==> flow/design.v <==
module mux #(parameter ADDR_WIDTH = 16) (
    output reg  [ADDR_WIDTH -1 :0] out,
    input  wire [ADDR_WIDTH -1 :0] a,
    input  wire [ADDR_WIDTH -1 :0] b,
    input  wire                    sel
);
always @(*) begin
    if (sel) begin
        out = a;
    end
    else begin
        out = b;
    end
end
endmodule
module demux #(parameter ADDR_WIDTH = 16) (
    output reg  [ADDR_WIDTH -1 :0] out1,
    output reg  [ADDR_WIDTH -1 :0] out2,
    input  wire [ADDR_WIDTH -1 :0] in,
    input  wire                    sel
);
always @(*) begin
    out1 = 'd0;
    out2 = 'd0;
    if (sel) begin
        out1 = in;
    end
    else begin
        out2 = in;
    end
end
endmodule
module RoundSaturate #(parameter    IN_WORD_LENGTH    = 9,  IN_INT_LENGTH    = 0, IN_FLOAT_LENGTH    = 8, 
                                    OUT_WORD_LENGTH   = 8, OUT_INT_LENGTH   = 0, OUT_FLOAT_LENGTH   = 7) (
    output reg  signed [OUT_WORD_LENGTH-1:0] i_round_saturated,
    output reg  signed [OUT_WORD_LENGTH-1:0] q_round_saturated,
    input  wire signed [IN_WORD_LENGTH -1:0] i_in,
    input  wire signed [IN_WORD_LENGTH -1:0] q_in
);
wire round_half_up_i;
wire round_half_up_q;
reg saturate_i;
reg saturate_q;
generate
    if (OUT_INT_LENGTH) begin
        assign round_half_up_i    = i_in[IN_FLOAT_LENGTH - OUT_FLOAT_LENGTH -1] && (~i_in[IN_FLOAT_LENGTH + OUT_INT_LENGTH -1 : IN_FLOAT_LENGTH - OUT_FLOAT_LENGTH ]);
        assign round_half_up_q    = q_in[IN_FLOAT_LENGTH - OUT_FLOAT_LENGTH -1] && (~q_in[IN_FLOAT_LENGTH + OUT_INT_LENGTH -1 : IN_FLOAT_LENGTH - OUT_FLOAT_LENGTH ]);
    end
    else begin
        assign round_half_up_i    = i_in[IN_FLOAT_LENGTH - OUT_FLOAT_LENGTH -1] && (~i_in[IN_FLOAT_LENGTH -1 : IN_FLOAT_LENGTH - OUT_FLOAT_LENGTH]); 
        assign round_half_up_q    = q_in[IN_FLOAT_LENGTH - OUT_FLOAT_LENGTH -1] && (~q_in[IN_FLOAT_LENGTH -1 : IN_FLOAT_LENGTH - OUT_FLOAT_LENGTH]);
    end
endgenerate
generate
        if (IN_INT_LENGTH>0 && OUT_INT_LENGTH >0) begin
            always @(*) begin                   
                i_round_saturated = round_half_up_i + {i_in[IN_WORD_LENGTH -1] ,    i_in[IN_FLOAT_LENGTH + OUT_INT_LENGTH -1 : IN_FLOAT_LENGTH ] ,   i_in[ IN_FLOAT_LENGTH -1 : IN_FLOAT_LENGTH - OUT_FLOAT_LENGTH ]};
                q_round_saturated = round_half_up_q + {q_in[IN_WORD_LENGTH -1] ,    q_in[IN_FLOAT_LENGTH + OUT_INT_LENGTH -1 : IN_FLOAT_LENGTH ] ,   q_in[ IN_FLOAT_LENGTH -1 : IN_FLOAT_LENGTH - OUT_FLOAT_LENGTH ]};
                if (i_in[IN_WORD_LENGTH -1]) begin
                    if (!(i_in[IN_FLOAT_LENGTH + IN_INT_LENGTH -1 : IN_FLOAT_LENGTH] == 'd0 || i_in[IN_INT_LENGTH  + IN_FLOAT_LENGTH -1 : IN_FLOAT_LENGTH + OUT_INT_LENGTH] == { ( IN_INT_LENGTH - OUT_INT_LENGTH ) {1'b1} }  )) begin
                        i_round_saturated = {i_in[IN_WORD_LENGTH -1] , { (OUT_WORD_LENGTH -1) {1'b0}} } ;
                    end
                end
                else begin
                    if (i_in[IN_INT_LENGTH  + IN_FLOAT_LENGTH -1 : IN_FLOAT_LENGTH + OUT_INT_LENGTH] ) begin
                       i_round_saturated [OUT_WORD_LENGTH -2:0] = { (OUT_WORD_LENGTH -1) {1'b1}} ;
                    end
                end
                if (q_in[IN_WORD_LENGTH -1]) begin
                    if ((!(q_in[IN_FLOAT_LENGTH + IN_INT_LENGTH -1 : IN_FLOAT_LENGTH] == 'd0 || q_in[IN_INT_LENGTH  + IN_FLOAT_LENGTH -1 : IN_FLOAT_LENGTH + OUT_INT_LENGTH] == { ( IN_INT_LENGTH - OUT_INT_LENGTH ) {1'b1} }  ))) begin
                        q_round_saturated = {q_in[IN_WORD_LENGTH -1] , { (OUT_WORD_LENGTH -1) {1'b0}} } ;
                    end
                end
                else begin
                    if (q_in[IN_INT_LENGTH + IN_FLOAT_LENGTH -1 : IN_FLOAT_LENGTH + OUT_INT_LENGTH]) begin
                       q_round_saturated [OUT_WORD_LENGTH -2:0] = { (OUT_WORD_LENGTH -1) {1'b1}};
                    end
                end 
                if (i_in == { (IN_WORD_LENGTH -1) {1'b1}}) begin
                    i_round_saturated = { (OUT_WORD_LENGTH -1) {1'b0}} ;
                end
                if (q_in == { (IN_WORD_LENGTH -1) {1'b1}}) begin
                    q_round_saturated = { (OUT_WORD_LENGTH -1) {1'b0}};
                end
            end
        end
        else if ((IN_INT_LENGTH>0) && (OUT_INT_LENGTH == 0)) begin
            always @(*) begin
                i_round_saturated = round_half_up_i + {i_in[IN_WORD_LENGTH -1] ,   i_in[ IN_FLOAT_LENGTH -1 : IN_FLOAT_LENGTH - OUT_FLOAT_LENGTH ]};
                q_round_saturated = round_half_up_q + {q_in[IN_WORD_LENGTH -1] ,   q_in[ IN_FLOAT_LENGTH -1 : IN_FLOAT_LENGTH - OUT_FLOAT_LENGTH ]};
                if (i_in[IN_WORD_LENGTH -1]) begin
                    if (!(&i_in[IN_FLOAT_LENGTH + IN_INT_LENGTH -1 : IN_FLOAT_LENGTH])) begin
                        i_round_saturated = {i_in[IN_WORD_LENGTH -1] , { (OUT_WORD_LENGTH -1) {1'b0}} };
                    end
                    if (&i_in[IN_FLOAT_LENGTH + IN_INT_LENGTH -1 : IN_FLOAT_LENGTH - OUT_FLOAT_LENGTH -1]) begin
                        i_round_saturated = { (OUT_WORD_LENGTH -1) {1'b0}};
                    end
                end
                else begin
                    if (i_in[IN_INT_LENGTH  + IN_FLOAT_LENGTH -1 : IN_FLOAT_LENGTH ]) begin
                       i_round_saturated [OUT_WORD_LENGTH -2:0] = { (OUT_WORD_LENGTH -1) {1'b1}}; 
                    end
                    if (&i_in[IN_FLOAT_LENGTH + IN_INT_LENGTH -1 : IN_FLOAT_LENGTH - OUT_FLOAT_LENGTH]) begin
                        i_round_saturated = { (OUT_WORD_LENGTH -1) {1'b1}};
                    end
                end
                if (q_in[IN_WORD_LENGTH -1]) begin
                    if (!(&q_in[IN_FLOAT_LENGTH + IN_INT_LENGTH -1 : IN_FLOAT_LENGTH])) begin
                        q_round_saturated = {q_in[IN_WORD_LENGTH -1] , { (OUT_WORD_LENGTH -1) {1'b0}} };
                    end
                    if (&q_in[IN_FLOAT_LENGTH + IN_INT_LENGTH -1 : IN_FLOAT_LENGTH - OUT_FLOAT_LENGTH -1]) begin
                        q_round_saturated = {(OUT_WORD_LENGTH -1){1'b0}};
                    end
                end
                else begin
                    if (q_in[IN_INT_LENGTH + IN_FLOAT_LENGTH -1 : IN_FLOAT_LENGTH]) begin
                       q_round_saturated [OUT_WORD_LENGTH -2:0] = { (OUT_WORD_LENGTH -1) {1'b1}};
                    end
                    if (&q_in[IN_FLOAT_LENGTH + IN_INT_LENGTH -1 : IN_FLOAT_LENGTH - OUT_FLOAT_LENGTH]) begin
                        q_round_saturated = {(OUT_WORD_LENGTH -1){1'b1}};
                    end
                end  
            end
        end
        else begin
            always @(*) begin
                i_round_saturated =   round_half_up_i +  {i_in[IN_WORD_LENGTH -1] ,i_in[ IN_FLOAT_LENGTH -1 : IN_FLOAT_LENGTH - OUT_FLOAT_LENGTH ]};
                q_round_saturated =   round_half_up_q +  {q_in[IN_WORD_LENGTH -1] ,q_in[ IN_FLOAT_LENGTH -1 : IN_FLOAT_LENGTH - OUT_FLOAT_LENGTH ]};
                if (&i_in[1+ IN_FLOAT_LENGTH -1 : IN_FLOAT_LENGTH - OUT_FLOAT_LENGTH -1]) begin
                    i_round_saturated = { (OUT_WORD_LENGTH -1) {1'b0}};
                end
                if (&q_in[1+ IN_FLOAT_LENGTH -1 : IN_FLOAT_LENGTH - OUT_FLOAT_LENGTH -1]) begin
                    q_round_saturated = { (OUT_WORD_LENGTH -1) {1'b0}};
                end
            end
        end
endgenerate
endmodule
module cmplx_mul #(parameter    IN1_WORD_LENGTH = 16, IN1_INT_LENGTH = 0, IN1_FLOAT_LENGTH = 15,         
                                IN2_WORD_LENGTH = 5,  IN2_INT_LENGTH = 0, IN2_FLOAT_LENGTH = 4,         
                                OUT_WORD_LENGTH = 12, OUT_INT_LENGTH = 0, OUT_FLOAT_LENGTH = 11 ) (     
    output wire signed [OUT_WORD_LENGTH-1:0]    out_i,
    output wire signed [OUT_WORD_LENGTH-1:0]    out_q,
    input  wire signed [IN1_WORD_LENGTH-1:0]    in1_i,
    input  wire signed [IN1_WORD_LENGTH-1:0]    in1_q,
    input  wire signed [IN2_WORD_LENGTH-1:0]    in2_i,
    input  wire signed [IN2_WORD_LENGTH-1:0]    in2_q
);
reg signed [1 + IN1_INT_LENGTH + IN2_INT_LENGTH + 2 + IN1_FLOAT_LENGTH + IN2_FLOAT_LENGTH -1:0] mul_i;
reg signed [1 + IN1_INT_LENGTH + IN2_INT_LENGTH + 2 + IN1_FLOAT_LENGTH + IN2_FLOAT_LENGTH -1:0] mul_q;
reg signed [IN2_WORD_LENGTH-1 +1 :0]    temp1;  
reg signed [IN1_WORD_LENGTH-1 +1 :0]    temp2;  
reg signed [IN1_WORD_LENGTH-1 +1 :0]    temp3;  
reg signed [1 + IN1_INT_LENGTH + IN2_INT_LENGTH + 1 + IN1_FLOAT_LENGTH + IN2_FLOAT_LENGTH -1:0]    temp11;  
reg signed [1 + IN1_INT_LENGTH + IN2_INT_LENGTH + 1 + IN1_FLOAT_LENGTH + IN2_FLOAT_LENGTH -1:0]    temp22; 
reg signed [1 + IN1_INT_LENGTH + IN2_INT_LENGTH + 1 + IN1_FLOAT_LENGTH + IN2_FLOAT_LENGTH -1:0]    temp33; 
always @(*) begin
        temp1 = in2_i + in2_q;
        temp2 = in1_i + in1_q;
        temp3 = in1_q - in1_i;
        temp11 = temp1 * in1_i;
        temp22 = temp2 * in2_q;
        temp33 = temp3 * in2_i;
        mul_i = temp11 - temp22;
        mul_q = temp11 + temp33;
end
RoundSaturate #(    .IN_WORD_LENGTH(1 + IN1_INT_LENGTH + IN2_INT_LENGTH + 2 + IN1_FLOAT_LENGTH + IN2_FLOAT_LENGTH) ,
                    .IN_INT_LENGTH(IN1_INT_LENGTH + IN2_INT_LENGTH + 2),
                    .IN_FLOAT_LENGTH(IN1_FLOAT_LENGTH + IN2_FLOAT_LENGTH),
                    .OUT_WORD_LENGTH(OUT_WORD_LENGTH), 
                    .OUT_INT_LENGTH(OUT_INT_LENGTH), 
                    .OUT_FLOAT_LENGTH(OUT_FLOAT_LENGTH) ) U0_RoundSaturate (
    .i_in(mul_i),
    .q_in(mul_q),
    .i_round_saturated(out_i),
    .q_round_saturated(out_q)
);
endmodule
module radix2 #(parameter   SAMPLE_WORD_LENGTH  = 8, SAMPLE_INT_LENGTH  = 0, SAMPLE_FLOAT_LENGTH  = 7, 
                            TWIDDLE_WORD_LENGTH = 8, TWIDDLE_INT_LENGTH = 0, TWIDDLE_FLOAT_LENGTH = 7) (
    output reg  signed [SAMPLE_WORD_LENGTH -1 :0] out1_i_reg,
    output reg  signed [SAMPLE_WORD_LENGTH -1 :0] out1_q_reg,
    output reg  signed [SAMPLE_WORD_LENGTH -1 :0] out2_i_reg,
    output reg  signed [SAMPLE_WORD_LENGTH -1 :0] out2_q_reg,
    input  wire signed [SAMPLE_WORD_LENGTH -1 :0] in1_i,
    input  wire signed [SAMPLE_WORD_LENGTH -1 :0] in1_q,
    input  wire signed [SAMPLE_WORD_LENGTH -1 :0] in2_i,
    input  wire signed [SAMPLE_WORD_LENGTH -1 :0] in2_q,
    input  wire signed [TWIDDLE_WORD_LENGTH-1 :0] twiddle1_i,
    input  wire signed [TWIDDLE_WORD_LENGTH-1 :0] twiddle1_q,
    input  wire signed [TWIDDLE_WORD_LENGTH-1 :0] twiddle2_i,
    input  wire signed [TWIDDLE_WORD_LENGTH-1 :0] twiddle2_q,
    input  wire                                   ff_en,
    input  wire                                   rst,
    input  wire                                   clk
);
reg  signed [SAMPLE_WORD_LENGTH+1 -1 :0] adder_i_out1,adder_q_out1,adder_i_out2,adder_q_out2;
wire signed [SAMPLE_WORD_LENGTH   -1 :0] out1_i,out1_q,out2_i,out2_q;
always @(posedge clk or negedge rst) begin
    if (!rst) begin
        out1_i_reg <= 'd0;
        out1_q_reg <= 'd0;
        out2_i_reg <= 'd0;
        out2_q_reg <= 'd0;
    end
    else begin
        if (ff_en) begin
            out1_i_reg <= out1_i;
            out1_q_reg <= out1_q;
            out2_i_reg <= out2_i;
            out2_q_reg <= out2_q;
        end
    end
end
always @(*) begin
    adder_i_out1  = in1_i + in2_i;
    adder_q_out1  = in1_q + in2_q;
    adder_i_out2  = in1_i - in2_i;
    adder_q_out2  = in1_q - in2_q;
end
cmplx_mul #(    .IN1_WORD_LENGTH(SAMPLE_WORD_LENGTH+1) , .IN1_INT_LENGTH(SAMPLE_INT_LENGTH+1) , .IN1_FLOAT_LENGTH(SAMPLE_FLOAT_LENGTH ) ,
                .IN2_WORD_LENGTH(TWIDDLE_WORD_LENGTH ) , .IN2_INT_LENGTH(TWIDDLE_INT_LENGTH ) , .IN2_FLOAT_LENGTH(TWIDDLE_FLOAT_LENGTH) ,
                .OUT_WORD_LENGTH(SAMPLE_WORD_LENGTH  ) , .OUT_INT_LENGTH(SAMPLE_INT_LENGTH  ) , .OUT_FLOAT_LENGTH(SAMPLE_FLOAT_LENGTH ) ) 
U1 (
    .out_i (out1_i),
    .out_q (out1_q),
    .in1_i (adder_i_out1),
    .in1_q (adder_q_out1),
    .in2_i (twiddle1_i),
    .in2_q (twiddle1_q)
);
cmplx_mul #(    .IN1_WORD_LENGTH(SAMPLE_WORD_LENGTH+1) , .IN1_INT_LENGTH(SAMPLE_INT_LENGTH+1) , .IN1_FLOAT_LENGTH(SAMPLE_FLOAT_LENGTH ) ,
                .IN2_WORD_LENGTH(TWIDDLE_WORD_LENGTH ) , .IN2_INT_LENGTH(TWIDDLE_INT_LENGTH ) , .IN2_FLOAT_LENGTH(TWIDDLE_FLOAT_LENGTH) ,
                .OUT_WORD_LENGTH(SAMPLE_WORD_LENGTH  ) , .OUT_INT_LENGTH(SAMPLE_INT_LENGTH  ) , .OUT_FLOAT_LENGTH(SAMPLE_FLOAT_LENGTH ) ) 
U2 (                    
    .out_i (out2_i),
    .out_q (out2_q),
    .in1_i (adder_i_out2),
    .in1_q (adder_q_out2),
    .in2_i (twiddle2_i),
    .in2_q (twiddle2_q)
);
endmodule
module fifo #(parameter WORD_LENGTH  = 8, FIFO_DEPTH = 8) (
    output reg  signed [WORD_LENGTH         -1 : 0] data_out,
    output wire                                     empty,
    output wire                                     full,
    output wire        [$clog2(FIFO_DEPTH)  -1 : 0] r_ptr_reg,
    output wire        [$clog2(FIFO_DEPTH)  -1 : 0] w_ptr_reg,
    input  wire signed [WORD_LENGTH         -1 : 0] data_in,
    input  wire                                     w_en,
    input  wire                                     r_en,
    input  wire                                     fft_done,
    input  wire                                     rst,
    input  wire                                     clk
);
localparam PTR_WIDTH = $clog2(FIFO_DEPTH)+1;
reg signed  [WORD_LENGTH -1 : 0] fifo [FIFO_DEPTH -1 : 0];
reg         [PTR_WIDTH   -1 : 0] w_ptr,w_ptr_temp;
reg         [PTR_WIDTH   -1 : 0] r_ptr,r_ptr_temp;
wire                             write;
wire                             read;
always @(posedge clk or negedge rst) begin
    if (!rst) begin
        data_out  <= 'd0;
        w_ptr_temp <= 'd0;
        r_ptr_temp <= 'd0;
    end
    else begin
        w_ptr_temp <= w_ptr;
        r_ptr_temp <= r_ptr;
        if (write) begin
            fifo[w_ptr_temp[PTR_WIDTH-2:0]] <= data_in;
        end
        if (read) begin
            data_out <= fifo[r_ptr_temp[PTR_WIDTH-2:0]];
        end
    end
end
always @(*) begin
    w_ptr = w_ptr_temp;
    r_ptr = r_ptr_temp;
    if (write) begin
        w_ptr = w_ptr_temp + 1'b1;
    end
    if (fft_done) begin
        r_ptr = 'd0;
    end else if (read) begin
        r_ptr = r_ptr_temp + 1'b1;
    end
end
assign full  = (w_ptr_temp[PTR_WIDTH-2:0] == r_ptr_temp[PTR_WIDTH-2:0]) &&  (w_ptr_temp[PTR_WIDTH-1] ^ r_ptr_temp[PTR_WIDTH-1]);
assign empty = (r_ptr_temp == w_ptr_temp);
assign write = w_en && !full;
assign read  = r_en && !empty;
assign w_ptr_reg = w_ptr_temp[$clog2(FIFO_DEPTH)-1 : 0];
assign r_ptr_reg = r_ptr_temp[$clog2(FIFO_DEPTH)-1 : 0];
endmodule
module twiddles #(parameter TWIDDLE_WORD_LENGTH = 8, TWIDDLE_INT_LENGTH = 0, TWIDDLE_FLOAT_LENGTH = 7) (
    output reg  signed  [TWIDDLE_WORD_LENGTH -1 : 0] twiddle_i_reg,
    output reg  signed  [TWIDDLE_WORD_LENGTH -1 : 0] twiddle_q_reg,
    input  wire         [3                   -1 : 0] address,
    input  wire         clk,
    input  wire         rst
);
reg signed [TWIDDLE_WORD_LENGTH -1 : 0] twiddle_i;
reg signed [TWIDDLE_WORD_LENGTH -1 : 0] twiddle_q;
always @(posedge clk or negedge rst) begin
    if (!rst) begin
        twiddle_i_reg <= 'd0;
        twiddle_q_reg <= 'd0;
    end
    else begin
        twiddle_i_reg <= twiddle_i;
        twiddle_q_reg <= twiddle_q;
    end
end
always @(*) begin
    case (address)
        'd0 :   begin 
                    twiddle_i = 8'b01111111; 
                    twiddle_q = 8'b00000000; 
                end
        'd1 :   begin
                    twiddle_i = 8'b01110110;  
                    twiddle_q = 8'b11001111;  
                end
        'd2 :   begin
                    twiddle_i = 8'b01011011;
                    twiddle_q = 8'b10100101;
                end 
        'd3 :   begin
                    twiddle_i = 8'b00110001;  
                    twiddle_q = 8'b10001010;  
                end
        'd4 :   begin
                    twiddle_i = 8'b00000000; 
                    twiddle_q = 8'b10000000; 
                end 
        'd5 :   begin
                    twiddle_i = 8'b11001111; 
                    twiddle_q = 8'b10001010; 
                end 
        'd6 :   begin
                    twiddle_i = 8'b10100101; 
                    twiddle_q = 8'b10100101; 
                end 
        'd7 :   begin
                    twiddle_i = 8'b10001010; 
                    twiddle_q = 8'b11001111; 
                end   
    endcase
end
endmodule
module ctrl #( parameter FIFO_DEPTH = 8) (
    output reg   [3                  -1:0]  twiddle_addr,
    output reg   [5                  -1:0]  counter_r,
    output reg                              fifo1_w_en,
    output reg                              fifo2_w_en,
    output reg                              twiddle_sel,
    output reg                              fifo1_r_en,
    output reg                              fifo2_r_en,
    output wire                             stage_num,
    output wire                             fft_done,
    output wire                             stage4,
    output wire                             idle,
    input  wire  [$clog2(FIFO_DEPTH)  -1:0] r_ptr1,
    input  wire  [$clog2(FIFO_DEPTH)  -1:0] r_ptr2,
    input  wire  [$clog2(FIFO_DEPTH)  -1:0] w_ptr1,
    input  wire  [$clog2(FIFO_DEPTH)  -1:0] w_ptr2,
    input  wire                             fft_strt,
    input  wire                             fifo1_full,
    input  wire                             fifo2_full,
    input  wire                             fifo1_empty,
    input  wire                             fifo2_empty,
    input  wire                             rst,
    input  wire                             clk
);
reg [3 -1 : 0] current_state,next_state;
reg [5 -1 : 0] counter;
reg [2 -1 : 0] stg2_counter,stg2_counter_r;
reg stage1_done, stage2_done, stage3_done, stage4_done ;
localparam  IDLE   = 3'b000,
            STAGE1 = 3'b001,
            STAGE2 = 3'b010,
            STAGE3 = 3'b011,
            STAGE4 = 3'b100;
always @(posedge clk or negedge rst) begin
    if (!rst) begin
        current_state  <= 'd0;
        counter_r      <= 'd0;
        stg2_counter_r <= 'd0;
    end
    else begin
        current_state  <= next_state;
        counter_r      <= counter;
        stg2_counter_r <= stg2_counter;
    end
end
always @(*) begin
    case (current_state)
        IDLE :      begin
                        if (fft_strt) begin
                            next_state = STAGE1;
                            counter = counter_r + 'd1;
                        end
                        else begin
                            next_state = IDLE;
                            counter    = 'd0;
                        end
                        stg2_counter   =  'd0;
                        twiddle_sel    = 1'b1;
                        twiddle_addr   =  'd0;
                        fifo1_w_en     =  'd0;
                        fifo2_w_en     =  'd0;
                        fifo1_r_en     =  'd0;
                        fifo2_r_en     =  'd0;
                        stage1_done    = 1'b0;
                        stage2_done    = 1'b0;
                        stage3_done    = 1'b0;
                        stage4_done    = 1'b0;
                    end
        STAGE1:     begin
                        stage1_done  = (w_ptr2 == 'd8);
                        stage2_done  = 1'b0;
                        stage3_done  = 1'b0;
                        stage4_done  = 1'b0;
                        twiddle_sel  = 1'b0;
                        stg2_counter =  'd0;
                        if (stage1_done) begin
                            next_state = STAGE2;
                            counter    = 'd31;
                        end
                        else begin
                            next_state = STAGE1;
                            counter    = counter_r + 1'b1;
                        end
                        if (counter_r[1:0] == 'd2) begin
                            twiddle_addr = 'd4;
                        end
                        else begin
                            twiddle_addr = 'd0;
                        end
                        fifo1_w_en  =  counter_r[1] && (w_ptr1 != 'd8);
                        fifo2_w_en  = ~counter_r[1] && (counter_r != 'd1);
                        fifo1_r_en  =  'd0;
                        fifo2_r_en  =  'd0; 
                    end
        STAGE2:     begin
                        stage1_done = 1'b0;
                        stage2_done = (r_ptr2 == 'd9) ;
                        stage3_done = 1'b0;
                        stage4_done = 1'b0;
                        if (stage2_done) begin
                            next_state = STAGE3;
                            counter    = 'd0;
                            stg2_counter = 'd0;
                        end
                        else begin
                            next_state = STAGE2;
                            counter    = counter_r + 1'b1;
                            if (stg2_counter_r < 'd3) begin  
                                stg2_counter = stg2_counter_r + 1'b1;
                            end
                            else begin
                                stg2_counter = stg2_counter_r;
                            end
                        end
                        case (counter_r[2:0])
                            'd3:  twiddle_addr = 'd0;
                            'd4:  twiddle_addr = 'd4;
                            'd5:  twiddle_addr = 'd2;
                            'd6:  twiddle_addr = 'd6; 
                            default: twiddle_addr = 'd0;
                        endcase
                        if (counter_r[2:0] > 'd5 ) begin
                            twiddle_sel  = ~counter_r[0];
                        end
                        else begin
                            twiddle_sel  = !(|counter_r[2:0]);
                        end
                        fifo1_w_en   = (counter_r[2:0] > 'd1) && (counter_r[2:0] < 'd6); 
                        fifo2_w_en   = ((counter_r[2:0] > 'd5) || (counter_r[2:0] < 'd2)) && (stg2_counter_r > 'd2);  
                        fifo1_r_en   =  counter_r[0];
                        fifo2_r_en   = ~counter_r[0];
                    end
        STAGE3:     begin
                        stage1_done  = 1'b0;
                        stage2_done  = 1'b0;
                        stage3_done  = (w_ptr2 == 'd7);
                        stage4_done  = 1'b0;
                        if (stage3_done) begin
                            next_state = STAGE4;
                            counter = 'd0;
                        end
                        else begin
                            next_state = STAGE3;
                            counter = counter_r + 'd1;
                        end
                        case (counter_r)
                            'd06:    twiddle_addr = 'd4;
                            'd07:    twiddle_addr = 'd2;
                            'd08:    twiddle_addr = 'd6;
                            'd09:    twiddle_addr = 'd1;
                            'd10:    twiddle_addr = 'd5;
                            'd11:    twiddle_addr = 'd3;
                            'd12:    twiddle_addr = 'd7;
                            default: twiddle_addr = 'd0;
                        endcase
                        stg2_counter =  'd0;
                        if (counter_r > 'd5) begin
                            twiddle_sel  = ~counter_r[0];
                        end 
                        else begin
                            twiddle_sel  = !(|counter_r);
                        end
                        fifo1_w_en   =  (counter_r < 'd8); 
                        fifo2_w_en   =  (counter_r > 'd7) && (counter_r < 'd16);
                        fifo1_r_en   =  counter_r[0];
                        fifo2_r_en   = ~counter_r[0];
                    end
        STAGE4:     begin
                        stage1_done  = 1'b0;
                        stage2_done  = 1'b0;
                        stage3_done  = 1'b0;
                        stage4_done  = (w_ptr2 == 'd0);
                        if (stage4_done) begin
                            next_state  = IDLE;
                            counter     = 'd0;
                        end
                        else begin
                            next_state  = STAGE4;
                            counter     = counter_r + 'd1;
                        end
                        twiddle_addr = 'd0;
                        twiddle_sel  = 'd0;
                        stg2_counter = 'd0;
                        fifo1_w_en   =  (counter_r < 'd8); 
                        fifo2_w_en   =  (counter_r > 'd7) && (counter_r < 'd16);
                        fifo1_r_en   =  counter_r[0];
                        fifo2_r_en   = ~counter_r[0];
                    end
        default:    begin
                        stage1_done  = 1'b0;
                        stage2_done  = 1'b0;
                        stage3_done  = 1'b0;
                        stage4_done  = 1'b0;
                        next_state   = IDLE;
                        counter      = 'd0;
                        twiddle_addr = 'd0;
                        twiddle_sel  = 'd0;
                        stg2_counter = 'd0;
                        fifo1_w_en   = 1'b0; 
                        fifo2_w_en   = 1'b0;
                        fifo1_r_en   = 1'b0;
                        fifo2_r_en   = 1'b0;
        end
    endcase
end
assign stage_num = (current_state[1] | current_state[2]);  
assign fft_done  = stage4_done;
assign stage4    = (current_state == STAGE4);
assign idle      = (current_state == IDLE);
endmodule
module fft #(parameter SAMPLE_WORD_LENGTH  = 8, SAMPLE_INT_LENGTH  = 0, SAMPLE_FLOAT_LENGTH  = 7, FIFO_DEPTH = 16) (
    output wire signed [SAMPLE_WORD_LENGTH -1 : 0]  fifo1_dout_i,
    output wire signed [SAMPLE_WORD_LENGTH -1 : 0]  fifo1_dout_q,
    output wire signed [SAMPLE_WORD_LENGTH -1 : 0]  fifo2_dout_i,
    output wire signed [SAMPLE_WORD_LENGTH -1 : 0]  fifo2_dout_q,
    input  wire signed [SAMPLE_WORD_LENGTH -1 : 0]  din_i,
    input  wire signed [SAMPLE_WORD_LENGTH -1 : 0]  din_q,
    input  wire                                     strt_pulse,
    input  wire                                     valid_in,
    input  wire                                     rst,
    input  wire                                     clk,
    output wire                                     idle,
    output wire                                     res_valid,
    output wire signed [SAMPLE_WORD_LENGTH -1 : 0]  res_i,
    output wire signed [SAMPLE_WORD_LENGTH -1 : 0]  res_q
);
localparam  TWIDDLE_WORD_LENGTH  = 8, 
            TWIDDLE_INT_LENGTH   = 0, 
            TWIDDLE_FLOAT_LENGTH = 7,
            PTR_WIDTH            = $clog2(FIFO_DEPTH);
wire in_sel;
wire signed [SAMPLE_WORD_LENGTH -1 :0] out1_i_reg;
wire signed [SAMPLE_WORD_LENGTH -1 :0] out1_q_reg;
wire signed [SAMPLE_WORD_LENGTH -1 :0] out2_i_reg;
wire signed [SAMPLE_WORD_LENGTH -1 :0] out2_q_reg;
wire signed [SAMPLE_WORD_LENGTH -1 :0] in1_i;
wire signed [SAMPLE_WORD_LENGTH -1 :0] in1_q;
wire signed [SAMPLE_WORD_LENGTH -1 :0] in2_i;
wire signed [SAMPLE_WORD_LENGTH -1 :0] in2_q;
wire signed [SAMPLE_WORD_LENGTH -1 :0] fifo1_din_i;
wire signed [SAMPLE_WORD_LENGTH -1 :0] fifo1_din_q;
wire signed [SAMPLE_WORD_LENGTH -1 :0] fifo2_din_i;
wire signed [SAMPLE_WORD_LENGTH -1 :0] fifo2_din_q;
reg  signed [SAMPLE_WORD_LENGTH -1 :0] din_i_r;
reg  signed [SAMPLE_WORD_LENGTH -1 :0] din_q_r;
wire signed [TWIDDLE_WORD_LENGTH-1 :0] twiddle1_i;
wire signed [TWIDDLE_WORD_LENGTH-1 :0] twiddle1_q;
wire signed [TWIDDLE_WORD_LENGTH-1 :0] twiddle2_i;
wire signed [TWIDDLE_WORD_LENGTH-1 :0] twiddle2_q;
wire signed [SAMPLE_WORD_LENGTH -1 :0] in_i,in_fb_i;
wire signed [SAMPLE_WORD_LENGTH -1 :0] in_q,in_fb_q;
reg valid_in_r,valid_in_r_r,valid_in_r_r_r,strt_pulse_r;
wire [5                  -1 : 0] counter;
wire [SAMPLE_WORD_LENGTH -1 : 0] temp_i, temp_q;
wire [PTR_WIDTH          -1 : 0] r_ptr1,r_ptr2,w_ptr1,w_ptr2;
mux #(.ADDR_WIDTH(SAMPLE_WORD_LENGTH)) mux_U3 (
    .out(in_fb_i),
    .a  (fifo2_dout_i),
    .b  (fifo1_dout_i),
    .sel(counter[0])
);
mux #(.ADDR_WIDTH(SAMPLE_WORD_LENGTH)) mux_U4 (
    .out(in_fb_q),
    .a  (fifo2_dout_q),
    .b  (fifo1_dout_q),
    .sel(counter[0])
);
wire stage_num;
mux #(.ADDR_WIDTH(SAMPLE_WORD_LENGTH)) mux_U5 (
    .out(in_i),
    .a  (in_fb_i),
    .b  (din_i_r),
    .sel(stage_num)
);
mux #(.ADDR_WIDTH(SAMPLE_WORD_LENGTH)) mux_U6 (
    .out(in_q),
    .a  (in_fb_q),
    .b  (din_q_r),
    .sel(stage_num)
);
demux #(.ADDR_WIDTH(SAMPLE_WORD_LENGTH)) demux_U0 (
    .out1(in2_i ),
    .out2(in1_i ),
    .in  (in_i ),
    .sel (counter[0])
);
demux #(.ADDR_WIDTH(SAMPLE_WORD_LENGTH)) demux_U1 (
    .out1(in2_q ),
    .out2(in1_q ),
    .in  (in_q  ),
    .sel (counter[0])
);
reg signed [TWIDDLE_WORD_LENGTH -1 : 0] twiddle1_i_r,twiddle1_q_r;
reg signed [SAMPLE_WORD_LENGTH  -1 : 0] in1_i_r,in1_q_r;
radix2 #(   .SAMPLE_WORD_LENGTH (SAMPLE_WORD_LENGTH), .SAMPLE_INT_LENGTH (SAMPLE_INT_LENGTH), .SAMPLE_FLOAT_LENGTH (SAMPLE_FLOAT_LENGTH),
            .TWIDDLE_WORD_LENGTH(TWIDDLE_WORD_LENGTH), .TWIDDLE_INT_LENGTH(TWIDDLE_INT_LENGTH), .TWIDDLE_FLOAT_LENGTH(TWIDDLE_FLOAT_LENGTH)) radix2_U0 (
    .out1_i_reg(out1_i_reg),
    .out1_q_reg(out1_q_reg),
    .out2_i_reg(out2_i_reg),
    .out2_q_reg(out2_q_reg),
    .in1_i     (in1_i_r),
    .in1_q     (in1_q_r),
    .in2_i     (in2_i),
    .in2_q     (in2_q),
    .twiddle1_i(twiddle1_i_r),
    .twiddle1_q(twiddle1_q_r),
    .twiddle2_i(twiddle2_i),
    .twiddle2_q(twiddle2_q),
    .ff_en     (counter[0]),
    .rst       (rst),
    .clk       (clk)
);
mux #(.ADDR_WIDTH(SAMPLE_WORD_LENGTH)) mux_U0 (
    .out(temp_i),
    .a  (out2_i_reg),
    .b  (out1_i_reg),
    .sel(counter[0])
);
mux #(.ADDR_WIDTH(SAMPLE_WORD_LENGTH)) mux_U1 (
    .out(temp_q),
    .a  (out2_q_reg ),
    .b  (out1_q_reg ),
    .sel(counter[0])
);
wire [SAMPLE_WORD_LENGTH*2 -1 : 0] fifo1_dout,fifo2_dout;
wire fifo1_full,fifo2_full,fifo1_w_en,fifo2_w_en,fifo1_r_en,fifo2_r_en,fifo1_empty,fifo2_empty;
demux #(.ADDR_WIDTH(SAMPLE_WORD_LENGTH)) demux_U2 (
    .out1(fifo1_din_i),
    .out2(fifo2_din_i),
    .in  (temp_i ),
    .sel (fifo1_w_en)
);
demux #(.ADDR_WIDTH(SAMPLE_WORD_LENGTH)) demux_U3 (
    .out1(fifo1_din_q),
    .out2(fifo2_din_q),
    .in  (temp_q ),
    .sel (fifo1_w_en)
);
wire fft_done;
fifo #(.WORD_LENGTH(2 * SAMPLE_WORD_LENGTH), .FIFO_DEPTH(FIFO_DEPTH)) fifo_U0 (
    .data_out  (fifo1_dout),
    .empty     (fifo1_empty),
    .full      (fifo1_full),
    .r_ptr_reg (r_ptr1),
    .w_ptr_reg (w_ptr1),
    .data_in   ({fifo1_din_i,fifo1_din_q}),
    .w_en      (fifo1_w_en && valid_in_r_r_r),
    .r_en      (fifo1_r_en),
    .fft_done  (fft_done),
    .rst       (rst),
    .clk       (clk)
); 
fifo #(.WORD_LENGTH(2 * SAMPLE_WORD_LENGTH), .FIFO_DEPTH(FIFO_DEPTH)) fifo_U1 (
    .data_out  (fifo2_dout),
    .empty     (fifo2_empty),
    .full      (fifo2_full),
    .r_ptr_reg (r_ptr2),
    .w_ptr_reg (w_ptr2),
    .data_in   ({fifo2_din_i,fifo2_din_q}),
    .w_en      (fifo2_w_en && valid_in_r_r_r),
    .r_en      (fifo2_r_en),
    .fft_done  (fft_done),
    .rst       (rst),
    .clk       (clk)
);
wire [TWIDDLE_WORD_LENGTH -1 : 0] twiddle_i_reg,twiddle_q_reg;
wire [3                   -1 : 0] address;
twiddles #(.TWIDDLE_WORD_LENGTH(TWIDDLE_WORD_LENGTH), .TWIDDLE_INT_LENGTH(TWIDDLE_INT_LENGTH), .TWIDDLE_FLOAT_LENGTH(TWIDDLE_FLOAT_LENGTH) ) twiddles_U0 (
    .twiddle_i_reg (twiddle_i_reg),
    .twiddle_q_reg (twiddle_q_reg),
    .address       (address),
    .clk           (clk),
    .rst           (rst)
);
wire            twiddle_sel;
wire            stage4;
ctrl #(.FIFO_DEPTH (FIFO_DEPTH)) ctrl_U0 (
    .twiddle_addr  (address),
    .counter_r     (counter),
    .fifo1_w_en    (fifo1_w_en),
    .fifo2_w_en    (fifo2_w_en),
    .r_ptr1        (r_ptr1),
    .r_ptr2        (r_ptr2),
    .w_ptr1        (w_ptr1),
    .w_ptr2        (w_ptr2),
    .twiddle_sel   (twiddle_sel),
    .fifo1_r_en    (fifo1_r_en),
    .fifo2_r_en    (fifo2_r_en),
    .stage_num     (stage_num),
    .stage4        (stage4),
    .idle          (idle),
    .fft_done      (fft_done),
    .fft_strt   (strt_pulse_r),
    .fifo1_full    (fifo1_full),
    .fifo2_full    (fifo2_full),
    .fifo1_empty   (fifo1_empty),
    .fifo2_empty   (fifo2_empty),
    .rst           (rst),
    .clk           (clk)
);
demux #(.ADDR_WIDTH(TWIDDLE_WORD_LENGTH)) demux_U4 (
    .out1(twiddle1_i ),
    .out2(twiddle2_i ),
    .in  (twiddle_i_reg),
    .sel (twiddle_sel)
);
demux #(.ADDR_WIDTH(TWIDDLE_WORD_LENGTH)) demux_U5 (
    .out1(twiddle1_q ),
    .out2(twiddle2_q ),
    .in  (twiddle_q_reg),
    .sel (twiddle_sel)
);
always @(posedge clk or negedge rst) begin
    if (!rst) begin
        twiddle1_i_r    <= 'd0;
        twiddle1_q_r    <= 'd0;
        in1_i_r         <= 'd0;
        in1_q_r         <= 'd0;
        din_i_r         <= 'd0;
        din_q_r         <= 'd0;
        valid_in_r      <= 'd0;
        valid_in_r_r    <= 'd0;
        valid_in_r_r_r  <= 'd0;
        strt_pulse_r    <= 'd0;
    end
    else begin
        if (twiddle_sel) begin
            twiddle1_i_r <= twiddle1_i;
            twiddle1_q_r <= twiddle1_q;
        end
        in1_i_r        <= in1_i;
        in1_q_r        <= in1_q;
        din_i_r        <= din_i;
        din_q_r        <= din_q;
        valid_in_r     <= valid_in;
        valid_in_r_r   <= valid_in_r;
        valid_in_r_r_r <= valid_in_r_r;
        strt_pulse_r   <= strt_pulse;
    end
end
assign fifo1_dout_i = $signed(fifo1_dout[2*SAMPLE_WORD_LENGTH -1 : SAMPLE_WORD_LENGTH]);
assign fifo1_dout_q = $signed(fifo1_dout[  SAMPLE_WORD_LENGTH -1 : 0                 ]);
assign fifo2_dout_i = $signed(fifo2_dout[2*SAMPLE_WORD_LENGTH -1 : SAMPLE_WORD_LENGTH]);
assign fifo2_dout_q = $signed(fifo2_dout[  SAMPLE_WORD_LENGTH -1 : 0                 ]);
assign res_valid = stage4 && valid_in_r_r_r && ((fifo1_w_en && !fifo1_full) || (fifo2_w_en && !fifo2_full));
assign res_i     = temp_i;
assign res_q     = temp_q;
endmodule
module fft16 (
    input  wire              clk,
    input  wire              rst_n,
    input  wire              start,
    input  wire signed [8:0] din_i,
    input  wire signed [8:0] din_q,
    output wire              ready,
    output wire              dout_valid,
    output wire signed [8:0] dout_i,
    output wire signed [8:0] dout_q
);
wire signed [8:0] fifo1_dout_i, fifo1_dout_q, fifo2_dout_i, fifo2_dout_q;
fft #(.SAMPLE_WORD_LENGTH(9), .SAMPLE_INT_LENGTH(0), .SAMPLE_FLOAT_LENGTH(8), .FIFO_DEPTH(16)) u_fft (
    .fifo1_dout_i (fifo1_dout_i),
    .fifo1_dout_q (fifo1_dout_q),
    .fifo2_dout_i (fifo2_dout_i),
    .fifo2_dout_q (fifo2_dout_q),
    .din_i        (din_i),
    .din_q        (din_q),
    .strt_pulse   (start),
    .valid_in     (1'b1),
    .rst          (rst_n),
    .clk          (clk),
    .idle         (ready),
    .res_valid    (dout_valid),
    .res_i        (dout_i),
    .res_q        (dout_q)
);
endmodule
Tool chain data of fft16
Tool output for the design above, in the order of the flow.
Line numbers count from 1 in the design file above.
Operators carry their Yosys type and port widths (W data, S select, Z words).
Cell names lack the library's common part.
Not given: --

inputs
  design top = fft16
  clock port = clk
  library = sky130hd
  corner = tt_025C_1v80

Word-level counts
Source: Yosys, flattened and elaborated. Widths are those after wreduce. Registers that Yosys merges into a memory's read port (data or address) are not register bits. Print and check cells do not count.
Memory sizes are those after Yosys's memory passes, which may raise the word count (mostly to a power of two), join words into wider ones and drop unused or constant bits.

operators by class
  reductions and logical operators = 89
  multipliers = 6
  mux-type cells = 69
  magnitude comparators = 10
  eq/ne operators = 82
  bitwise operators = 9
  $add $sub $neg = 25

operators by type and width
  kind                   count
  $mul A11 B8 Y18        4
  $pmux W18 S16          2
  $mul A9 B10 Y18        2
  $mux W9                30
  $eq A4 B4 Y1 const B   32
  $reduce_and A3 Y1      36
  $eq A4 B3 Y1 const B   16
  $reduce_and A12 Y1     4
  $mux W8                6
  $mux W5                9
  $reduce_and A11 Y1     4
  $add A18 B18 Y19       2
  $sub A18 B18 Y19       2
  $add A1 B9 Y9          4
  $logic_and A1 B8 Y1    4
  $eq A4 B2 Y1 const B   8
  $not A8 Y8             4
  $add A5 B1 Y5 const B  6
  $eq A5 B4 Y1 const B   5
  $pmux W5 S5            1
  $add A10 B10 Y11       2
  $sub A10 B10 Y11       2
  $pmux W3 S7            1
  $add A9 B9 Y10         2
  $sub A9 B9 Y10         2
  $add A8 B8 Y9          2
  $pmux W3 S3            2
  $logic_and A1 B1 Y1    17

Other operator kinds: 38; their cells: 79.

bit counts
  register bits = 742
  memory bits (read-only) = 120
  output and inout port bits = 20
  memory cells = 1
  word width x clocked read ports = 15
  cells after elaboration = 347
  input port bits = 21

memories
  name             depth  width  read ports  write ports  RTL line  text
  (no name shown)  8      15     1           0            319       case (address)

Depth
Longest topological path by Yosys (ltp), each cell counted once; first at word level (registers and memories cut), then after technology mapping (sequential cells cut; the memories' decode and read muxes count).

logic depth
  depth after elaboration = 14
  ABC_AREA = 0
  depth in mapped cells = 55
  gate-level depth less buffers = 51

Netlist
Source: synth_stat.txt of the flow (Yosys; design flattened, memories mapped). It holds for the ABC_AREA given above (unset counts as 0); a run with the other value may have another netlist.

synthesis totals
  cell area after synthesis = 52904.5 µm²
  cells in the netlist = 4821
  sequential part of the area = 21500.6 µm²
  buffer cells = 153
  mapped flip-flops = 744

cells by type
  cell type  count  area in all (µm²)
  edfxtp_1   576    1.73E+04
  fa_1       410    8.21E+03
  ha_1       394    4.93E+03
  dfrtp_1    168    4.2E+03
  inv_1      659    2.47E+03
  xnor2_1    197    1.73E+03
  nand2_1    374    1.4E+03
  nor2_1     368    1.38E+03
  a22oi_1    126    945.907
  a21oi_1    170    850.816
  and2_1     132    825.792
  xor2_1     90     788.256
  o21ai_0    145    725.696
  a22o_1     69     604.33
  a221oi_1   68     595.571
  clkbuf_1   135    506.736
  nand2b_1   59     369.104
  nand4_1    54     337.824

Other cell types: 89; their cells: 627.
The figures by module come from a second, unflattened synthesis with its own total; it is not the netlist above.

second synthesis, totals
  cell total of the unflattened synthesis = 5352
  area (unflattened synthesis) = 58302.2 µm²

Each row is one instance without its submodules.

modules
  module                times used  sequential area (µm²)  cells  area (µm²)
  fifo                  2           9349.0                 772    12425.7
  cmplx_mul             2           0.0                    1467   12250.5
  radix2                1           900.9                  291    2879.0
  fft                   1           1401.3                 80     1684.1
  RoundSaturate         2           0.0                    88     624.3
  ctrl (FIFO_DEPTH=16)  1           250.2                  114    929.6
  mux (ADDR_WIDTH=9)    6           0.0                    10     146.4
  twiddles              1           325.3                  42     553.0
  demux (ADDR_WIDTH=9)  4           0.0                    19     133.9
  demux (ADDR_WIDTH=8)  2           0.0                    17     118.9
  fft16                 1           0.0                    1      3.8

Timing after synthesis
Source: OpenSTA report_checks on the synthesized netlist (no wires, ideal clock, input and output delay 20% of the period each), path of least setup slack; recovery checks are left aside. Register names are those of the netlist, which keeps one name where synthesis merged equal registers.

timing post-synthesis
  path type = register -> register
  start point = register u_fft.ctrl_U0.counter_r[0]
  end point = register u_fft.radix2_U0.out2_q_reg[7]
  delay of the path = 10.955 ns
  required time = 9.901 ns
  setup time = 0.099 ns
  stages on the path = 49
  period = 10.0 ns
  slack = -0.956 ns
  arrival time = 10.856 ns
  path buffers = 5
  launch time at the first pin = 0.000 ns
  synthesis period reached = 10.956 ns

"delay of the path" is the arrival time less input delay plus setup time.
"stages on the path": output pins that drive a net of the path, with the launching flip-flop's if there is one; two outputs of one cell count as two.
"synthesis period reached" is the clock period less the worst setup slack; recovery checks do not enter. This is arithmetic on one report: input and output delays are still those of the set period (20% each).
The rows between start and end are the longest chain of elaborated cells between them; the timing report does not say that the signal goes this way. Where chains are equally long, one stands for them.
A line is the first line of the expression or statement that the cell stems from. Yosys adds cells for indexed reads and writes and turns some case tables into memories.

on the way, post-synthesis
  cells stage by stage = dfrtp_1 > buf_6 > inv_1 > clkbuf_1 > clkbuf_1 > ha_1 > nor2b_1 > a211o_1 > a21oi_1 > clkbuf_1 > buf_1 > nand2_1 > inv_1 > ha_1 > fa_1 > a21o_1 > a21oi_1 > nor2_1 > [13 not listed] > a21oi_1 > ha_1 > nor2_1 > a31o_2 > a31oi_2 > a21o_1 > maj3_2 > a21o_2 > and4_4 > o21ai_0 > nor2_1 > nor2_1 > ha_1 > nand3_2 > a2111oi_0 > a211oi_2 > xnor2_1 > a311oi_1
  cells in the longest elaborated chain = 14
  elaborated cells on any way between the ends = 37
  those cells by class = add/sub: 6; mul: 2; compare: 2; mux: 16; logic: 2; reduce/logical: 9

RTL lines, path post-synthesis
  item                 RTL line  text
  from (decl)          357       output reg   [5                  -1:0]  counter_r,
  from (assign)        391       counter_r      <= 'd0;
  from (assign)        396       counter_r      <= counter;
  $reduce_or A5 Y1     515       twiddle_sel  = !(|counter_r);
  $logic_not A1 Y1     515
  $mux W1              511       if (counter_r > 'd5) begin
  $pmux W1 S3          401       case (current_state)
  $mux W8              25        if (sel) begin
  $add A8 B8 Y9        158       temp1 = in2_i + in2_q;
  $mul A9 B10 Y18      161       temp11 = temp1 * in1_i;
  $add A18 B18 Y19     165       mul_q = temp11 + temp33;
  $not A8 Y8           51        assign round_half_up_q    = q_in[IN_FLOAT_LENGTH - OUT_FLOAT_LENGTH -1] && (~q_in[IN_FLOAT_LENGTH -1 : IN_FLOA ...
  $logic_and A1 B8 Y1  51
  $add A1 B9 Y9        90        q_round_saturated = round_half_up_q + {q_in[IN_WORD_LENGTH -1] ,   q_in[ IN_FLOAT_LENGTH -1 : IN_FLOAT_LENGTH ...
  $mux W8              116       if (q_in[IN_INT_LENGTH + IN_FLOAT_LENGTH -1 : IN_FLOAT_LENGTH]) begin
  $mux W9              119       if (&q_in[IN_FLOAT_LENGTH + IN_INT_LENGTH -1 : IN_FLOAT_LENGTH - OUT_FLOAT_LENGTH]) begin
  $mux W9              107       if (q_in[IN_WORD_LENGTH -1]) begin
  to (assign)          204       out2_q_reg <= 'd0;
  to (assign)          211       out2_q_reg <= out2_q;
  to (decl)            184       output reg  signed [SAMPLE_WORD_LENGTH -1 :0] out2_q_reg,

Path in the finished layout
Path of least setup slack in the final report of run 1 (OpenROAD, finished layout, wires in). Where an end is a register, its clock arrival counts in the times.

timing post-layout
  path type = register -> register
  start point = register u_fft.ctrl_U0.current_state[1]
  end point = register u_fft.radix2_U0.out1_q_reg[7]
  required time = 9.34 ns
  arrival time = 10.60 ns
  period = 8.73 ns
  stages on the path = 51
  slack = -1.26 ns
  path buffers = 5
  setup time = 0.08 ns
  launch time at the first pin = 0.72 ns

The rows between start and end are the longest chain of elaborated cells between them; the timing report does not say that the signal goes this way. Where chains are equally long, one stands for them.

on the way, post-layout
  cells stage by stage = dfrtp_1 > or2_4 > buf_6 > and2_4 > o21ai_2 > ha_1 > buf_6 > inv_4 > o21a_1 > nor2_2 > xor2_2 > buf_4 > ha_4 > inv_4 > o21a_1 > o21ai_2 > a21oi_4 > o21ai_2 > [15 not listed] > a21oi_4 > xnor2_2 > ha_2 > o21a_1 > nor2_1 > o31a_1 > xnor2_2 > and2_4 > a21boi_2 > ha_4 > nand3b_1 > mux2i_2 > o311ai_4 > or4b_1 > nand4_1 > xor2_1 > a21oi_1 > a21oi_1
  cells in the longest elaborated chain = 13
  elaborated cells on any way between the ends = 23
  RTL lines with such cells = 16
  those cells by class = add/sub: 5; mul: 2; mux: 9; logic: 2; reduce/logical: 5

RTL lines, path post-layout
  item                 RTL line  text
  from (decl)          379       reg [3 -1 : 0] current_state,next_state;
  from (assign)        390       current_state  <= 'd0;
  from (assign)        395       current_state  <= next_state;
  $or A1 B1 Y1         560       assign stage_num = (current_state[1] | current_state[2]);
  $mux W9              8         if (sel) begin
  $mux W9              25        if (sel) begin
  $add A9 B9 Y10       217       adder_q_out1  = in1_q + in2_q;
  $sub A10 B10 Y11     160       temp3 = in1_q - in1_i;
  $mul A11 B8 Y18      163       temp33 = temp3 * in2_i;
  $add A18 B18 Y19     165       mul_q = temp11 + temp33;
  $not A8 Y8           51        assign round_half_up_q    = q_in[IN_FLOAT_LENGTH - OUT_FLOAT_LENGTH -1] && (~q_in[IN_FLOAT_LENGTH -1 : IN_FLOA ...
  $logic_and A1 B8 Y1  51
  $add A1 B9 Y9        90        q_round_saturated = round_half_up_q + {q_in[IN_WORD_LENGTH -1] ,   q_in[ IN_FLOAT_LENGTH -1 : IN_FLOAT_LENGTH ...
  $mux W8              116       if (q_in[IN_INT_LENGTH + IN_FLOAT_LENGTH -1 : IN_FLOAT_LENGTH]) begin
  $mux W9              119       if (&q_in[IN_FLOAT_LENGTH + IN_INT_LENGTH -1 : IN_FLOAT_LENGTH - OUT_FLOAT_LENGTH]) begin
  $mux W9              107       if (q_in[IN_WORD_LENGTH -1]) begin
  to (assign)          202       out1_q_reg <= 'd0;
  to (assign)          209       out1_q_reg <= out1_q;
  to (decl)            182       output reg  signed [SAMPLE_WORD_LENGTH -1 :0] out1_q_reg,

Top module fft16; platform sky130hd; tools Yosys and OpenROAD; 5 stored runs in no particular order. Input and output delays are each 20% of the period that was set; the output load is 0.01 pF.
"achieved clock period (ns)": clock period set for the run, less the worst setup slack. It is reckoned from that one timing run; input and output delays stay at 20% of the period that was set.
"worst setup path time (ns)": the worst setup path's part of the clock period (all of it between registers, 20% less for each end at a port) less its slack. A launch clock that arrives late makes it longer, a capture clock that arrives late makes it shorter.

settings of run 1
{
  "CELL_PAD_IN_SITES_DETAIL_PLACEMENT": 1,
  "CORE_UTILIZATION": 33,
  "GPL_ROUTABILITY_DRIVEN": 1,
  "MIN_ROUTING_LAYER": "met2",
  "PLACE_DENSITY": 0.59,
  "period_ns": 8.73,
  "CAP_MARGIN": 20,
  "CORE_MARGIN": 2,
  "SLEW_MARGIN": 20
}
report of run 1
yosys chip area after synthesis (um^2): 52904.5
finish__design__die__area: 163535.0
finish__design__instance__utilization: 0.4417
finish__timing__setup__ws: -1.262
finish__timing__hold__ws: 0.350
achieved clock period (ns): 9.992
worst setup path time (ns): 9.99
worst setup path kind: register -> register

settings of run 2
{
  "ABC_AREA": 0,
  "CAP_MARGIN": 10,
  "CELL_PAD_IN_SITES_GLOBAL_PLACEMENT": 1,
  "CORE_ASPECT_RATIO": 0.92,
  "CORE_MARGIN": 9,
  "CORE_UTILIZATION": 37,
  "CTS_CLUSTER_DIAMETER": 225,
  "CTS_CLUSTER_SIZE": 82,
  "GPL_TIMING_DRIVEN": 0,
  "MAX_ROUTING_LAYER": "met4",
  "MIN_ROUTING_LAYER": "met2",
  "SLEW_MARGIN": 10,
  "TNS_END_PERCENT": 20,
  "period_ns": 13.9
}
report of run 2
yosys chip area after synthesis (um^2): 52904.5
finish__design__die__area: 156934.0
finish__design__instance__utilization: 0.4058
finish__timing__setup__ws: 0.711
finish__timing__hold__ws: 0.388
achieved clock period (ns): 13.189
worst setup path time (ns): 13.19
worst setup path kind: register -> register

settings of run 3
{
  "CAP_MARGIN": 35,
  "CORE_ASPECT_RATIO": 0.92,
  "CORE_UTILIZATION": 37,
  "TNS_END_PERCENT": 20,
  "period_ns": 10.0,
  "CORE_MARGIN": 2,
  "SLEW_MARGIN": 20
}
report of run 3
yosys chip area after synthesis (um^2): 52904.5
finish__design__die__area: 146029.0
finish__design__instance__utilization: 0.4561
finish__timing__setup__ws: 0.281
finish__timing__hold__ws: 0.347
achieved clock period (ns): 9.719
worst setup path time (ns): 9.72
worst setup path kind: register -> register

settings of run 4
{
  "ABC_AREA": 0,
  "CELL_PAD_IN_SITES_DETAIL_PLACEMENT": 0,
  "CORE_UTILIZATION": 40,
  "GPL_ROUTABILITY_DRIVEN": 1,
  "PLACE_DENSITY_LB_ADDON": 0.28,
  "SETUP_SLACK_MARGIN": -0.55,
  "period_ns": 13.9,
  "CAP_MARGIN": 20,
  "CORE_MARGIN": 2,
  "SLEW_MARGIN": 20
}
report of run 4
yosys chip area after synthesis (um^2): 52904.5
finish__design__die__area: 135185.0
finish__design__instance__utilization: 0.4449
finish__timing__setup__ws: 1.935
finish__timing__hold__ws: 0.345
achieved clock period (ns): 11.965
worst setup path time (ns): 11.97
worst setup path kind: register -> register

settings of run 5
{
  "period_ns": 10.0,
  "CAP_MARGIN": 20,
  "CORE_MARGIN": 2,
  "CORE_UTILIZATION": 40,
  "SLEW_MARGIN": 20
}
report of run 5
yosys chip area after synthesis (um^2): 52904.5
finish__design__die__area: 135185.0
finish__design__instance__utilization: 0.4827
finish__timing__setup__ws: 0.218
finish__timing__hold__ws: 0.355
achieved clock period (ns): 9.782
worst setup path time (ns): 9.78
worst setup path kind: register -> register
